==> flow/design.v <==
module main(clk, rst, mem_rdata, mem_addr, mem_wdata, mem_we);
	input clk, rst;
	input [15:0] mem_rdata;       
	output [7:0] mem_addr;
	output [7:0] mem_wdata;
	output mem_we;
	wire PCWrite, IRWrite, S, AdrSrc, MemWrite, RegSrc1, ExtenderShift, RegWrite;
	wire [1:0] RegSrc0, ALUSrcA, ALUSrcB, ResultSrc, ImmSrc;
	wire [3:0] ALUControl;
	wire [3:0] FLAGS;
	wire [15:0] Instr;
	wire [2:0] IMM_VAL_7;
	wire [7:0] IMM_VAL_1;
	assign ImmSrc = Instr[15:14];
	assign IMM_VAL_7 = 7;
	assign IMM_VAL_1 = 1;
	assign mem_we = MemWrite;
	controller CTRL(
		.clk(clk),
		.rst(rst),
		.FLAGS(FLAGS),
		.Instr(Instr),
		.PCWrite(PCWrite),
		.IRWrite(IRWrite),
		.S(S),
		.AdrSrc(AdrSrc),
		.MemWrite(MemWrite),
		.RegSrc1(RegSrc1),
		.ExtenderShift(ExtenderShift),
		.RegWrite(RegWrite),
		.RegSrc0(RegSrc0),
		.ALUSrcA(ALUSrcA),
		.ALUSrcB(ALUSrcB),
		.ResultSrc(ResultSrc),
		.ALUControl(ALUControl)
	);
	datapath DUT(
		AdrSrc,
		PCWrite,
		MemWrite,
		IRWrite,
		RegSrc1,
		ExtenderShift,
		RegWrite,
		clk,
		rst,
		S,
		ALUControl,
		ALUSrcA,
		ALUSrcB,
		IMM_VAL_1,
		IMM_VAL_7,
		ImmSrc,
		RegSrc0,
		ResultSrc,
		mem_rdata,
		FLAGS,
		Instr,
		mem_addr,
		mem_wdata
	);
endmodule
module controller(clk, rst, FLAGS, Instr, PCWrite, IRWrite, S, AdrSrc, MemWrite, RegSrc1, ExtenderShift, RegWrite, RegSrc0, ALUSrcA, ALUSrcB, ResultSrc, ALUControl);
	input clk, rst;
	input [3:0] FLAGS;
	input [15:0] Instr;
	reg [4:0] current_state, next_state;
	output reg PCWrite, IRWrite, S, AdrSrc, MemWrite, RegSrc1, ExtenderShift, RegWrite;
	output reg [1:0] RegSrc0, ALUSrcA, ALUSrcB, ResultSrc;
	output reg [3:0] ALUControl;
	wire [1:0] OP, CMD_00, B_type, B_flag;
	wire [2:0] CMD_01;
	wire logic_op;
	assign OP = Instr[15:14];
	assign CMD_00 = Instr[13:12];  
	assign CMD_01 = Instr[13:11];  
	assign B_type = Instr[13:12];
	assign B_flag = Instr[11:10];
	assign logic_op = (CMD_01 == 3'b000 | CMD_01 == 3'b001 | CMD_01 == 3'b010);
	parameter Fetch = 0;
	parameter Decode = 1;
	parameter MemAdr = 2;
	parameter MemRead = 3;
	parameter MemWB = 4;
	parameter MemW = 5;
	parameter ExecuteR = 6;
	parameter ExecuteI = 7;
	parameter ALUWB = 8;
	parameter Branch = 9;
	parameter BL = 10;
	parameter BI_MemAdr = 11;
	parameter BI_MemRead = 12;
	parameter BI_WritePC = 13;
	parameter BranchWithCondition = 14;
	always @(posedge clk)
	begin: STATE_MEMORY
		if (rst)
			current_state <= Fetch;
		else
			current_state <= next_state;
	end
	always @(*)
	begin: REGSRC_LOGIC
		RegSrc0 = 0;
		RegSrc1 = 0;
		ExtenderShift = 0;
		case (OP)
			2'b00: begin  
				if (Instr[11] == 1) begin
					RegSrc0 = 2;  
					ExtenderShift = 1;
				end
			end
			2'b01: begin  
				if (!logic_op) begin  
					RegSrc0 = 2;  
					ExtenderShift = 1;
				end
			end
			2'b10: begin  
				RegSrc1 = 1;  
			end
			2'b11: begin  
				RegSrc1 = 1;  
			end
		endcase
	end
	always @(*)
	begin: WRITE_CONTROLLER
		IRWrite = 0;
		PCWrite = 0;
		MemWrite = 0;
		RegWrite = 0;
		S = 0;
		case (current_state)
			Fetch: begin
				IRWrite = 1;
				PCWrite = 1;
			end
			Decode: begin
				PCWrite = 1;
				if (OP == 2'b11 && B_type == 2'b01)  
					RegWrite = 1;
			end
			ExecuteR: S = 1;
			ExecuteI: S = 1;
			ALUWB: RegWrite = 1;
			MemW: MemWrite = 1;
			MemWB: RegWrite = 1;
			Branch: PCWrite = 1;
			BL: PCWrite = 1;
			BI_WritePC: PCWrite = 1;
			BranchWithCondition: begin
				case (B_flag)
					2'b00: PCWrite = (FLAGS[2] == 1);  
					2'b01: PCWrite = (FLAGS[2] == 0);  
					2'b10: PCWrite = (FLAGS[1] == 1);  
					2'b11: PCWrite = (FLAGS[1] == 0);  
				endcase
			end
			default: ;
		endcase
	end
	always @(*)
	begin: OUTPUT_LOGIC
		AdrSrc = 0;
		ALUSrcA = 2'b01;
		ALUSrcB = 2'b10;
		ALUControl = 4'b0000;
		ResultSrc = 2'b10;
		case (current_state)
			Fetch: ;  
			Decode: ;  
			ExecuteR: begin 
				ALUSrcA = 0;  
				ALUSrcB = 2'b00;  
				if (OP == 2'b00) begin  
					if (CMD_00 == 2'b01)
						ALUControl = 4'b0001;  
					if (CMD_00 == 2'b10)
						ALUControl = 4'b0001;  
				end
				if (OP == 2'b01) begin  
					if (CMD_01 == 3'b000)  
						ALUControl = 4'b0100;
					if (CMD_01 == 3'b001)  
						ALUControl = 4'b0101;
					if (CMD_01 == 3'b010)  
						ALUControl = 4'b0110;
				end
			end
			ExecuteI: begin
				ALUSrcB = 2'b01;  
				ALUSrcA = 0;  
				if (OP == 2'b00) begin 
					if (CMD_00 == 2'b11)  
						ALUSrcA = 2'b10;  
					if (CMD_00 == 2'b01)
						ALUControl = 4'b0001;  
					if (CMD_00 == 2'b10)
						ALUControl = 4'b0001;  
				end
				if (OP == 2'b01) begin  
					if (CMD_01 == 3'b011)  
						ALUControl = 4'b1000;
					if (CMD_01 == 3'b100)  
						ALUControl = 4'b1001;
					if (CMD_01 == 3'b101)  
						ALUControl = 4'b1010;
					if (CMD_01 == 3'b110)  
						ALUControl = 4'b1011;
					if (CMD_01 == 3'b111)  
						ALUControl = 4'b1100;
				end
			end	
			ALUWB: ResultSrc = 2'b00;
			MemAdr: begin
				if (Instr[12] == 0)  
					ALUSrcA = 2'b00;	 
				else  
					ALUSrcA = 2'b10;	 
				ALUSrcB = 2'b01;
			end
			MemRead: begin
				ResultSrc = 2'b00;
				AdrSrc = 1;
			end
			MemW: begin
				ResultSrc = 2'b00;
				AdrSrc = 1;
			end
			MemWB: ResultSrc = 2'b01;
			Branch, BL, BI_MemAdr, BranchWithCondition: begin
				ALUSrcA = 2'b10;  
				ALUSrcB = 2'b01;  
			end
			BI_MemRead: begin
				ResultSrc = 2'b00;
				AdrSrc = 1;
			end
			BI_WritePC: ResultSrc = 2'b01;
			default: ;
		endcase
	end
	always @(*)
	begin: NEXT_STATE_LOGIC
		next_state = Fetch;
		case (current_state)
			Fetch: next_state = Decode;
			Decode: begin
				case (OP)
					2'b00: next_state = Instr[11] ? ExecuteI : ExecuteR;  
					2'b01: next_state = logic_op ? ExecuteR : ExecuteI;   
					2'b10: next_state = MemAdr;                           
					2'b11: begin  
						case (B_type)
							2'b00: next_state = Branch;
							2'b01: next_state = BL;
							2'b10: next_state = BI_MemAdr;
							2'b11: next_state = BranchWithCondition;
						endcase
					end
				endcase
			end
			ExecuteR, ExecuteI: begin
				if (OP == 2'b00 && CMD_00 == 2'b10)  
					next_state = Fetch;
				else
					next_state = ALUWB;
			end
			MemAdr: next_state = Instr[13] ? MemRead : MemW;
			MemRead: next_state = MemWB;
			BI_MemAdr: next_state = BI_MemRead;
			BI_MemRead: next_state = BI_WritePC;
			default: next_state = Fetch;
		endcase
	end
endmodule
module datapath(
	AdrSrc,
	PcWrite,
	MemWrite,
	IRWrite,
	RegSrc1,
	ExtenderShift,
	RegWrite,
	clk,
	rst,
	S,
	ALUControl,
	ALUSrcA,
	ALUSrcB,
	IMM_VAL_1,
	IMM_VAL_7,
	ImmSrc,
	RegSrc0,
	ResultSrc,
	M,
	FLAGS,
	Instr,
	MemAddr,
	WrittenData
);
input wire	AdrSrc;
input wire	PcWrite;
input wire	MemWrite;
input wire	IRWrite;
input wire	RegSrc1;
input wire	ExtenderShift;
input wire	RegWrite;
input wire	clk;
input wire	rst;
input wire	S;
input wire	[3:0] ALUControl;
input wire	[1:0] ALUSrcA;
input wire	[1:0] ALUSrcB;
input wire	[7:0] IMM_VAL_1;
input wire	[2:0] IMM_VAL_7;
input wire	[1:0] ImmSrc;
input wire	[1:0] RegSrc0;
input wire	[1:0] ResultSrc;
input wire	[15:0] M;
output wire	[3:0] FLAGS;
output wire	[15:0] Instr;
output wire	[7:0] MemAddr;
output wire	[7:0] WrittenData;
wire	[3:0] F;
wire	[3:3] FL;
wire	[15:0] Instr_ALTERA_SYNTHESIZED;
wire	[7:0] SYNTHESIZED_WIRE_0;
wire	[7:0] SYNTHESIZED_WIRE_1;
wire	[7:0] SYNTHESIZED_WIRE_27;
wire	[7:0] SYNTHESIZED_WIRE_3;
wire	[7:0] SYNTHESIZED_WIRE_4;
wire	[7:0] SYNTHESIZED_WIRE_28;
wire	[7:0] SYNTHESIZED_WIRE_29;
wire	[2:0] SYNTHESIZED_WIRE_8;
wire	[2:0] SYNTHESIZED_WIRE_9;
wire	[7:0] SYNTHESIZED_WIRE_12;
wire	[7:0] SYNTHESIZED_WIRE_30;
wire	[7:0] SYNTHESIZED_WIRE_31;
wire	[7:0] SYNTHESIZED_WIRE_16;
wire	[7:0] SYNTHESIZED_WIRE_32;
wire	[7:0] SYNTHESIZED_WIRE_18;
wire	[7:0] SYNTHESIZED_WIRE_22;
wire	[0:7] SYNTHESIZED_WIRE_24;
wire	[0:7] SYNTHESIZED_WIRE_25;
wire	[0:2] SYNTHESIZED_WIRE_26;
assign	WrittenData = SYNTHESIZED_WIRE_32;
assign	SYNTHESIZED_WIRE_24 = 0;
assign	SYNTHESIZED_WIRE_25 = 0;
assign	SYNTHESIZED_WIRE_26 = 0;
alu_with_shifter #(.W(8))	b2v_inst(
	.A(SYNTHESIZED_WIRE_0),
	.B(SYNTHESIZED_WIRE_1),
	.control(ALUControl),
	.N(F[3]),
	.Z(F[2]),
	.CO(F[1]),
	.OVF(F[0]),
	.out(SYNTHESIZED_WIRE_28));
mux_2x1 #(.W(3))	b2v_inst10(
	.sel(RegSrc1),
	.in0(Instr_ALTERA_SYNTHESIZED[2:0]),
	.in1(Instr_ALTERA_SYNTHESIZED[10:8]),
	.out(SYNTHESIZED_WIRE_9));
reg_w_rst_en #(.W(8))	b2v_inst12(
	.clk(clk),
	.rst(rst),
	.en(PcWrite),
	.inp(SYNTHESIZED_WIRE_27),
	.out(SYNTHESIZED_WIRE_29));
reg_w_rst_en #(.W(4))	b2v_inst13(
	.clk(clk),
	.rst(rst),
	.en(S),
	.inp(F),
	.out(FLAGS));
reg_w_res #(.W(8))	b2v_inst14(
	.clk(clk),
	.rst(rst),
	.inp(SYNTHESIZED_WIRE_3),
	.out(SYNTHESIZED_WIRE_22));
reg_w_res #(.W(8))	b2v_inst15(
	.clk(clk),
	.rst(rst),
	.inp(SYNTHESIZED_WIRE_4),
	.out(SYNTHESIZED_WIRE_32));
reg_w_res #(.W(8))	b2v_inst16(
	.clk(clk),
	.rst(rst),
	.inp(SYNTHESIZED_WIRE_28),
	.out(SYNTHESIZED_WIRE_12));
reg_w_res #(.W(8))	b2v_inst18(
	.clk(clk),
	.rst(rst),
	.inp(M[7:0]),
	.out(SYNTHESIZED_WIRE_30));
mux_2x1 #(.W(8))	b2v_inst19(
	.sel(AdrSrc),
	.in0(SYNTHESIZED_WIRE_29),
	.in1(SYNTHESIZED_WIRE_27),
	.out(SYNTHESIZED_WIRE_16));
reg_file_8	b2v_inst2(
	.clk(clk),
	.rst(rst),
	.WE3(RegWrite),
	.A1(SYNTHESIZED_WIRE_8),
	.A2(SYNTHESIZED_WIRE_9),
	.A3(Instr_ALTERA_SYNTHESIZED[10:8]),
	.R7_in(SYNTHESIZED_WIRE_27),
	.WD3(SYNTHESIZED_WIRE_27),
	.RD1(SYNTHESIZED_WIRE_3),
	.RD2(SYNTHESIZED_WIRE_4));
reg_w_rst_en #(.W(16))	b2v_inst20(
	.clk(clk),
	.rst(rst),
	.en(IRWrite),
	.inp(M),
	.out(Instr_ALTERA_SYNTHESIZED));
mux_4x1 #(.W(8))	b2v_inst22(
	.in0(SYNTHESIZED_WIRE_12),
	.in1(SYNTHESIZED_WIRE_30),
	.in2(SYNTHESIZED_WIRE_28),
	.in3(SYNTHESIZED_WIRE_31),
	.sel(ResultSrc),
	.out(SYNTHESIZED_WIRE_27));
assign	MemAddr = SYNTHESIZED_WIRE_16;
extend	b2v_inst4(
	.ImmSrc(ImmSrc),
	.inp(Instr_ALTERA_SYNTHESIZED[11:0]),
	.out(SYNTHESIZED_WIRE_18));
left_shifter	b2v_inst5(
	.en(ExtenderShift),
	.inp(SYNTHESIZED_WIRE_18),
	.rot(Instr_ALTERA_SYNTHESIZED[7:5]),
	.out(SYNTHESIZED_WIRE_31));
mux_4x1 #(.W(8))	b2v_inst7(
	.in0(SYNTHESIZED_WIRE_32),
	.in1(SYNTHESIZED_WIRE_31),
	.in2(IMM_VAL_1),
	.in3(SYNTHESIZED_WIRE_30),
	.sel(ALUSrcB),
	.out(SYNTHESIZED_WIRE_1));
mux_4x1 #(.W(8))	b2v_inst8(
	.in0(SYNTHESIZED_WIRE_22),
	.in1(SYNTHESIZED_WIRE_29),
	.in2(SYNTHESIZED_WIRE_24),
	.in3(SYNTHESIZED_WIRE_25),
	.sel(ALUSrcA),
	.out(SYNTHESIZED_WIRE_0));
mux_4x1 #(.W(3))	b2v_inst9(
	.in0(Instr_ALTERA_SYNTHESIZED[7:5]),
	.in1(IMM_VAL_7),
	.in2(Instr_ALTERA_SYNTHESIZED[10:8]),
	.in3(SYNTHESIZED_WIRE_26),
	.sel(RegSrc0),
	.out(SYNTHESIZED_WIRE_8));
assign	Instr = Instr_ALTERA_SYNTHESIZED;
endmodule
module dec_3x8(inp, out);
	input [2:0] inp;
	output [7:0] out;
	assign out[7] = (inp[2]) & (inp[1]) & (inp[0]);
	assign out[6] = (inp[2]) & (inp[1]) & (~inp[0]);
	assign out[5] = (inp[2]) & (~inp[1]) & (inp[0]);
	assign out[4] = (inp[2]) & (~inp[1]) & (~inp[0]);
	assign out[3] = (~inp[2]) & (inp[1]) & (inp[0]);
	assign out[2] = (~inp[2]) & (inp[1]) & (~inp[0]);
	assign out[1] = (~inp[2]) & (~inp[1]) & (inp[0]);
	assign out[0] = (~inp[2]) & (~inp[1]) & (~inp[0]);
endmodule
module mux_2x1 #(parameter W=8)(in0, in1, sel, out);
	input [W-1:0] in0, in1;
	input sel;
	output reg [W-1:0] out;
	always @(in0, in1, sel)
		case(sel)
			1'b0: out = in0;
			1'b1: out = in1;
		endcase
endmodule
module mux_4x1 #(parameter W=8)(in0, in1, in2, in3, sel, out);
	input [W-1:0] in0, in1, in2, in3;
	input [1:0] sel;
	output reg [W-1:0] out;
	always @(in0, in1, in2, in3, sel)
		case(sel)
			2'b00: out = in0;
			2'b01: out = in1;
			2'b10: out = in2;
			2'b11: out = in3;
		endcase
endmodule
module mux_8x1 #(parameter W=8)(in0, in1, in2, in3, in4, in5, in6, in7, sel, out);
	input [W-1:0] in0, in1, in2, in3, in4, in5, in6, in7;
	input [2:0] sel;
	wire [W-1:0] middle_out0, middle_out1;
	output [W-1:0] out;
	mux_4x1 #(W) mux1 (in0, in1, in2, in3, sel[1:0], middle_out0);
	mux_4x1 #(W) mux2 (in4, in5, in6, in7, sel[1:0], middle_out1);
	mux_2x1 #(W) mux3 (middle_out0, middle_out1, sel[2], out);
endmodule
module reg_w_res #(parameter W=8) (clk, rst, inp, out);
	input clk, rst;
	input [W-1:0] inp;
	output reg [W-1:0] out;
	always @(posedge clk)
	begin
		if (rst) begin
			out <= 0;
		end else begin
			out <= inp;
		end
	end
endmodule
module reg_w_rst_en #(parameter W=8) (clk, rst, en, inp, out);
	input clk, rst, en;
	input [W-1:0] inp;
	output reg [W-1:0] out;
	always @(posedge clk)
	begin
		if (rst) begin
			out <= 0;
		end else if (en) begin
			out <= inp;
		end
	end
endmodule
module bit_8_reg_w_rst_en #(parameter D=0) (clk, rst, en, inp, out);
	input clk, rst, en;
	input [7:0] inp;
	output reg [7:0] out;
	always @(posedge clk)
	begin
		if (rst) begin
			out <= D;
		end else if (en) begin
			out <= inp;
		end
	end
endmodule
module reg_file_8(clk, rst, A1, A2, A3, WD3, R7_in, RD1, RD2, WE3);
	input clk, rst, WE3;
	input[2:0] A1, A2, A3;
	input[7:0] WD3, R7_in;
	output [7:0] RD1, RD2;
	wire [7:0] R_OUT[7:0];
	wire [7:0] DEC_WR_OUT, WRITE_SELECT;
	dec_3x8 dec_write_en(.inp(A3), .out(DEC_WR_OUT));
	assign WRITE_SELECT[0] = DEC_WR_OUT[0] & WE3;
	assign WRITE_SELECT[1] = DEC_WR_OUT[1] & WE3;
	assign WRITE_SELECT[2] = DEC_WR_OUT[2] & WE3;
	assign WRITE_SELECT[3] = DEC_WR_OUT[3] & WE3;
	assign WRITE_SELECT[4] = DEC_WR_OUT[4] & WE3;
	assign WRITE_SELECT[5] = DEC_WR_OUT[5] & WE3;
	assign WRITE_SELECT[6] = DEC_WR_OUT[6] & WE3;
	assign WRITE_SELECT[7] = DEC_WR_OUT[7] & WE3;
	bit_8_reg_w_rst_en #(0) R0(.clk(clk), .rst(rst), .en(WRITE_SELECT[0]), .inp(WD3), .out(R_OUT[0]));
	bit_8_reg_w_rst_en #(1) R1(.clk(clk), .rst(rst), .en(WRITE_SELECT[1]), .inp(WD3), .out(R_OUT[1]));
	bit_8_reg_w_rst_en #(2) R2(.clk(clk), .rst(rst), .en(WRITE_SELECT[2]), .inp(WD3), .out(R_OUT[2]));
	bit_8_reg_w_rst_en #(3) R3(.clk(clk), .rst(rst), .en(WRITE_SELECT[3]), .inp(WD3), .out(R_OUT[3]));
	bit_8_reg_w_rst_en #(4) R4(.clk(clk), .rst(rst), .en(WRITE_SELECT[4]), .inp(WD3), .out(R_OUT[4]));
	bit_8_reg_w_rst_en #(5) R5(.clk(clk), .rst(rst), .en(WRITE_SELECT[5]), .inp(WD3), .out(R_OUT[5]));
	bit_8_reg_w_rst_en #(6) R6(.clk(clk), .rst(rst), .en(WRITE_SELECT[6]), .inp(WD3), .out(R_OUT[6]));
	bit_8_reg_w_rst_en #(0) R7(.clk(clk), .rst(rst), .en(WRITE_SELECT[7]), .inp(R7_in), .out(R_OUT[7]));
	mux_8x1 #(8) mux_A1(R_OUT[0], R_OUT[1], R_OUT[2], R_OUT[3],
								 R_OUT[4], R_OUT[5], R_OUT[6], R_OUT[7],
								 A1, RD1);
	mux_8x1 #(8) mux_A2(R_OUT[0], R_OUT[1], R_OUT[2], R_OUT[3],
								 R_OUT[4], R_OUT[5], R_OUT[6], R_OUT[7],
								 A2, RD2);
endmodule
module extend(inp, out, ImmSrc);
	input [11:0] inp;
	input [1:0] ImmSrc;
	output reg [7:0] out;
	always @(inp, ImmSrc)
	begin
		case (ImmSrc)
			2'b10: out = {2'b0, inp[11], inp[4:0]};  
			2'b11: out = {2'b0, inp[5:0]};           
			default: out = {3'b0, inp[4:0]};         
		endcase
	end
endmodule
module left_shifter(inp, rot, en, out);
	input [7:0] inp;
	input [2:0] rot;
	input en;
	output reg [7:0] out;
	always @(*)
	begin
	if (en)
	begin
		out = inp << rot;
	end
	else
		out = inp;
	end
endmodule
module alu_with_shifter #(parameter W=8)(A, B, out, control, N, Z, CO, OVF);
	input [W-1:0] A, B;
	input [3:0] control;
	output reg N,Z,CO,OVF;
	output reg [W-1:0] out;
	reg [2*W-1:0] A_A;
	always @(*)
	begin
		CO = 0;
		OVF = 0;
		out = 0;
		A_A = 0;
		case(control)
		4'b0000:	begin  
					{CO, out} = A + B;
					OVF = (A[W-1] ~^ B[W-1]) & (A[W-1] ^ out[W-1]);
					end
		4'b0001:	begin  
					{CO, out} = A - B;
					OVF = (A[W-1] ^ out[W-1]) & (A[W-1] ^ B[W-1]);
					end
		4'b0010:	begin  
					{CO, out} = B - A;
					OVF = (B[W-1] ^ out[W-1]) & (A[W-1] ^ B[W-1]);
					end
		4'b0011:	out = A & (~B);
		4'b0100:	out = A & B;   
		4'b0101:	out = A | B;   
		4'b0110:	out = A ^ B;   
		4'b0111:	out = A ~^ B;
		4'b1000: begin  
					A_A = {A,A};
					A_A = A_A << B;
					out = A_A[2*W-1:W];
					end
		4'b1001: begin  
					A_A = {A,A};
					A_A = A_A >> B;
					out = A_A[W-1:0];
					end
		4'b1010: out = A << B;    
		4'b1011: out = A >> B;    
		4'b1100: out = A >>> B;   
		default: out = 0;
		endcase
		N = out[W-1];
		Z = (out == 0);
	end
endmodule
## From RTL to reports: main

What the tools print for main, step after step.
Lines are those of the file above, counted from 1.
Operators: Yosys type, input widths -> output width; for muxes data width and select width s.
Cell names lack the library's common part.
A cell with - has no value.

| design | value |
|---|---|
| design top | main |
| clock port | clk |
| library | sky130hd |
| library corner | tt_025C_1v80 |

## After elaboration

Yosys after proc, flatten, opt, wreduce and memory -nomap, before mapping. Print and check cells are not counted.

| storage and ports | value |
|---|---|
| memories | 0 |
| register bits | 128 |
| output and inout port bits | 17 |
| bits in writable memories | 0 |
| bits in latches | 0 |
| cells after elaboration | 215 |
| ROM bits | 0 |
| clocked read ports x word width | 0 |

| operators by class | value |
|---|---|
| $mul | 0 |
| shift operators | 6 |
| divide/modulo/power cells | 0 |
| equal/unequal tests | 60 |
| reductions and logical operators | 26 |
| $lt $le $gt $ge | 0 |
| multiplexer cells | 59 |
| $add $sub $neg | 3 |
| bitwise gates (word level) | 45 |

Operators by type and width:

| cell | number |
|---|---|
| $pmux 8 s4 | 6 |
| $pmux 8 s13 | 1 |
| $mux 4 | 12 |
| $pmux 8 s2 | 3 |
| $pmux 5 s4 | 2 |
| $eq 2x2->1 const B | 18 |
| $eq 5x4->1 const B | 7 |
| $pmux 5 s7 | 1 |
| $pmux 8 s3 | 1 |
| $and 1x1->1 | 23 |
| $eq 4x4->1 const B | 5 |
| $eq 5x3->1 const B | 4 |
| $eq 2x1->1 const B | 9 |
| $logic_not 2->1 | 9 |
| $sub 8x8->9 | 2 |
| $shl 16x8->16 | 1 |
| $shr 16x8->8 | 1 |
| $eq 4x3->1 const B | 4 |
| $and 8x8->8 | 2 |
| $reduce_or 2->1 | 6 |
| $eq 3x3->1 const B | 4 |
| $pmux 6 s2 | 1 |
| $pmux 3 s4 | 1 |
| $mux 1 | 11 |
| $eq 5x2->1 const B | 2 |
| $mux 2 | 5 |
| $not 1->1 | 9 |
| $add 8x8->9 | 1 |

Other operator kinds: 35; their cells: 48.

## Depth

Depth = most cells in a row (Yosys ltp): at word level without a register or memory, in the mapped netlist without a sequential cell, where the memories' decode and read muxes count.

| logic depth | value |
|---|---|
| word-level depth | 15 |
| ABC_AREA | 0 |
| gate-level depth with buffers | 21 |
| gate-level depth less buffers | 18 |

## Synthesis result

The flow's flattened synthesis, as Yosys stat reports it; memories are mapped. The netlist is that of the ABC_AREA named above (0 if unset); the other value can give another one.
The area totals of this step are shown rounded.

Cell types:

| cell | number | area in all (sq um) |
|---|---|---|
| dfxtp_1 | 137 | 2742.63 |
| nand2_1 | 145 | 544.272 |
| ha_1 | 35 | 437.92 |
| o21ai_0 | 87 | 435.418 |
| a21oi_1 | 85 | 425.408 |
| nor2_1 | 105 | 394.128 |
| a31oi_1 | 52 | 325.312 |
| mux2i_1 | 31 | 310.298 |
| mux4_2 | 13 | 292.781 |
| clkbuf_1 | 60 | 225.216 |
| nand3_1 | 35 | 175.168 |
| a311oi_1 | 17 | 148.893 |
| nor3_1 | 28 | 140.134 |
| nand4_1 | 18 | 112.608 |
| o211ai_1 | 15 | 112.608 |
| nor2b_1 | 17 | 106.352 |
| a211oi_1 | 13 | 97.594 |
| inv_1 | 26 | 97.594 |

Other cell types: 76; their cells: 273.

| mapped netlist | value |
|---|---|
| cells in the netlist | 1192 |
| cell area after synthesis | 9400 sq um |
| flip-flops | 137 |
| buffer cells | 93 |
| sequential part of the area | 2740 sq um |

By module: a second synthesis without flattening, with its own total; a netlist apart from the flattened one above.

| unflattened totals | value |
|---|---|
| cell total of the unflattened synthesis | 1082 |
| area total of the unflattened synthesis | 10400 sq um |

Each row is one instance without its submodules.

By module:

| module | cells | times used | area (sq um) | sequential area (sq um) |
|---|---|---|---|---|
| alu_with_shifter #(W=8) | 451 | 1 | 3010 | 0.0 |
| mux_4x1 #(W=8) | 10 | 7 | 196 | 0.0 |
| reg_w_res #(W=8) | 16 | 4 | 210 | 160 |
| controller | 93 | 1 | 792 | 300 |
| reg_w_rst_en #(W=16) | 52 | 1 | 581 | 320 |
| bit_8_reg_w_rst_en #(D=0) | 26 | 2 | 285 | 160 |
| mux_2x1 #(W=8) | 9 | 3 | 131 | 0.0 |
| left_shifter | 43 | 1 | 363 | 0.0 |
| bit_8_reg_w_rst_en #(D=3) | 26 | 1 | 293 | 160 |
| bit_8_reg_w_rst_en #(D=5) | 26 | 1 | 293 | 160 |
| bit_8_reg_w_rst_en #(D=6) | 26 | 1 | 293 | 160 |
| bit_8_reg_w_rst_en #(D=1) | 26 | 1 | 290 | 160 |
| bit_8_reg_w_rst_en #(D=2) | 26 | 1 | 290 | 160 |
| bit_8_reg_w_rst_en #(D=4) | 26 | 1 | 290 | 160 |

Further modules, not shown: 10.

## Path before layout

OpenSTA on the mapped netlist: ideal clock, no wires. The path of least setup slack (recovery checks aside). Input and output delay are each 20% of the period. Register names are those of the netlist, which keeps one name where synthesis merged equal registers.

| path after synthesis | value |
|---|---|
| kind | reg-to-output |
| start point | reg CTRL.current_state |
| end point | out mem_addr[4] |
| stages on the path | 21 |
| arrival | 4.058 ns |
| clock period | 5.5 ns |
| path slack | 0.342 ns |
| path delay | 4.058 ns |
| launch time at the first pin | 0.000 ns |
| output delay | 1.100 ns |
| synthesis period reached | 5.158 ns |

"path delay" is the arrival time less input delay plus setup time.
A path that ends at an output port has no setup time.
"stages on the path": output pins that drive a net of the path, with the launching flip-flop's if there is one; two outputs of one cell count as two.
"synthesis period reached" is the clock period less the worst setup slack; recovery checks do not enter. This is arithmetic on one report: input and output delays are still those of the set period (20% each).
Where an end lacks its bit number, it is one bit of the signal, or one of the new flip-flops if synthesis recoded a state register.
The rows between start and end are the longest chain of elaborated cells between them; the timing report does not say that the signal goes this way. Where chains are equally long, one stands for them.
A line is the first line of the expression or statement that the cell stems from. Yosys adds cells for indexed reads and writes and turns some case tables into memories.

| on the way, after synthesis | value |
|---|---|
| cells stage by stage | dfxtp_1 > or4_4 > buf_6 > nor2_8 > buf_8 > nand2_1 > o21ai_1 > clkbuf_1 > ha_1 > clkbuf_1 > nand2b_1 > a2bb2oi_1 > mux2i_1 > xnor2_1 > a222oi_1 > o41ai_2 > a21oi_1 > and3_4 > o221a_1 > buf_6 > a21oi_1 |
| length of the longest elaborated chain | 10 |
| elaborated cells on any way between the ends | 69 |
| those cells by class | add/sub: 3; eq/ne: 34; shift: 5; mux: 10; logic: 7; reduce/logical: 10 |

RTL lines, path after synthesis:

| what | line | text |
|---|---|---|
| from (decl) | 67 | `reg [4:0] current_state, next_state;` |
| from (assign) | 98 | `current_state <= Fetch;` |
| from (assign) | 100 | `current_state <= next_state;` |
| $eq 5x4->1 | 171 | `case (current_state)` |
| $reduce_or 4->1 | 171 |  |
| $pmux 2 s4 | 171 |  |
| $eq 2x2->1 | 488 | `case(sel)` |
| $reduce_or 2->1 | - |  |
| $pmux 8 s3 | 488 |  |
| $sub 8x8->9 | 624 | `{CO, out} = B - A;` |
| $pmux 8 s13 | 614 | `case(control)` |
| $pmux 8 s4 | 488 |  |
| $pmux 8 s2 | 478 | `case(sel)` |
| to (decl) | 4 | `output [7:0] mem_addr;` |

## Timing after layout

From the final timing report of run 2: the path of least setup slack in the routed layout; clock arrival at registers is part of the times.

| path post-layout | value |
|---|---|
| kind | reg-to-output |
| start point | reg DUT.b2v_inst20.out[15] |
| end point | out mem_addr[6] |
| stages on the path | 21 |
| path slack | 0.37 ns |
| clock period | 6.74 ns |
| arrival | 5.02 ns |
| output delay | 1.35 ns |
| launch time at the first pin | 0.44 ns |

The rows between start and end are the longest chain of elaborated cells between them; the timing report does not say that the signal goes this way. Where chains are equally long, one stands for them.

| on the way, post-layout | value |
|---|---|
| cells stage by stage | dfxtp_2 > buf_4 > and3b_1 > a21oi_1 > buf_4 > a32o_1 > o21ai_2 > buf_4 > inv_2 > ha_1 > nor2_1 > a2bb2oi_1 > a21oi_1 > o21bai_1 > o32a_1 > a31oi_1 > a211o_1 > nor3_4 > a211o_1 > a31oi_2 > clkdlybuf4s50_1 |
| length of the longest elaborated chain | 13 |
| elaborated cells on any way between the ends | 60 |
| those cells by class | add/sub: 3; eq/ne: 18; shift: 6; mux: 22; logic: 6; reduce/logical: 5 |

RTL lines, path post-layout:

| what | line | text |
|---|---|---|
| from (decl) | 520 | `output reg [W-1:0] out;` |
| from (assign) | 524 | `out <= 0;` |
| from (assign) | 526 | `out <= inp;` |
| $logic_not 2->1 | 195 | `if (OP == 2'b00) begin` |
| $mux 4 | 195 |  |
| $mux 4 | 204 | `if (CMD_01 == 3'b011)` |
| $mux 4 | 206 | `if (CMD_01 == 3'b100)` |
| $mux 4 | 208 | `if (CMD_01 == 3'b101)` |
| $mux 4 | 210 | `if (CMD_01 == 3'b110)` |
| $mux 4 | 212 | `if (CMD_01 == 3'b111)` |
| $mux 4 | 203 | `if (OP == 2'b01) begin` |
| $pmux 4 s2 | 171 | `case (current_state)` |
| $eq 4x4->1 | 614 | `case(control)` |
| $pmux 8 s13 | 614 |  |
| $pmux 8 s4 | 488 | `case(sel)` |
| $pmux 8 s2 | 478 | `case(sel)` |
| to (decl) | 4 | `output [7:0] mem_addr;` |

Memo
Re: implementation data of main

Top module main; platform sky130hd; tools Yosys and OpenROAD; 5 stored runs in no particular order. Input and output delays are each 20% of the period that was set; the output load is 0.01 pF.
By "clock period reached" is meant the clock period of the run minus its worst setup slack. This is arithmetic on one report: input and output delays are still those of the set period (20% each).
By "allowed time less slack (worst setup path)" is meant the share of the clock period that the worst setup path is allowed (20% is reserved at inputs, 20% at outputs), minus its slack. Clock arrival times at its registers enter into it.
Values from the reports are rounded here.
A setting shown as -- is not set for that run.
A result given as -- is not shown for that run.

| setting or result | run 1 | run 2 | run 3 | run 4 | run 5 |
|---|---|---|---|---|---|
| ABC_AREA | 1 | -- | 1 | 1 | 0 |
| CAP_MARGIN | 30 | 0 | 20 | 40 | 35 |
| CELL_PAD_IN_SITES_DETAIL_PLACEMENT | 2 | 1 | -- | -- | -- |
| CORE_ASPECT_RATIO | 1.19 | 1.72 | -- | -- | 0.84 |
| CORE_MARGIN | 4 | 7 | 2 | 8 | 2 |
| CTS_CLUSTER_DIAMETER | 255 | 197 | 373 | 335 | 51 |
| CTS_CLUSTER_SIZE | 27 | 82 | -- | 10 | 52 |
| GPL_ROUTABILITY_DRIVEN | 1 | 0 | -- | 0 | 0 |
| GPL_TIMING_DRIVEN | 0 | -- | -- | -- | 0 |
| HOLD_SLACK_MARGIN | 0.28 | -- | 0.2 | 0.28 | -- |
| SETUP_SLACK_MARGIN | 1.48 | 0.31 | -0.24 | 1.48 | -- |
| SLEW_MARGIN | 0 | 40 | 25 | 20 | 20 |
| period_ns | 5.5 | 6.74 | 3.52 | 5.5 | 3.62 |
| CORE_UTILIZATION | 40 | 47 | 34 | 40 | 38 |
| CELL_PAD_IN_SITES_GLOBAL_PLACEMENT | -- | 1 | -- | -- | 3 |
| MAX_ROUTING_LAYER | -- | met4 | met5 | -- | -- |
| PLACE_DENSITY_LB_ADDON | -- | 0.3 | -- | -- | -- |
| TNS_END_PERCENT | -- | 45 | -- | -- | -- |
| MIN_ROUTING_LAYER | -- | -- | met1 | -- | -- |
| PLACE_DENSITY | -- | -- | -- | -- | 0.47 |
| final utilization (%) | -- | 54.7 | 49.3 | 50.4 | 51.0 |
| cell area after synthesis (sq um) | -- | 9400 | 9270 | 9270 | 9400 |
| clock period reached (ns) | -- | 6.371 | 4.427 | 4.909 | 5.294 |
| die area (sq um) | -- | 24300 | 28600 | 28300 | 26000 |
| worst setup slack after layout (ns) | -- | 0.369 | -0.907 | 0.591 | -1.67 |
| allowed time less slack (worst setup path) (ns) | -- | 5.02 | 3.72 | 3.81 | 4.57 |
| worst path kind | -- | reg-to-output | reg-to-output | reg-to-output | reg-to-output |
| post-route worst hold slack (ns) | -- | 0.497 | 0.430 | 0.424 | 0.474 |

Run 1: incomplete, clock tree synthesis halted on DPL-0033
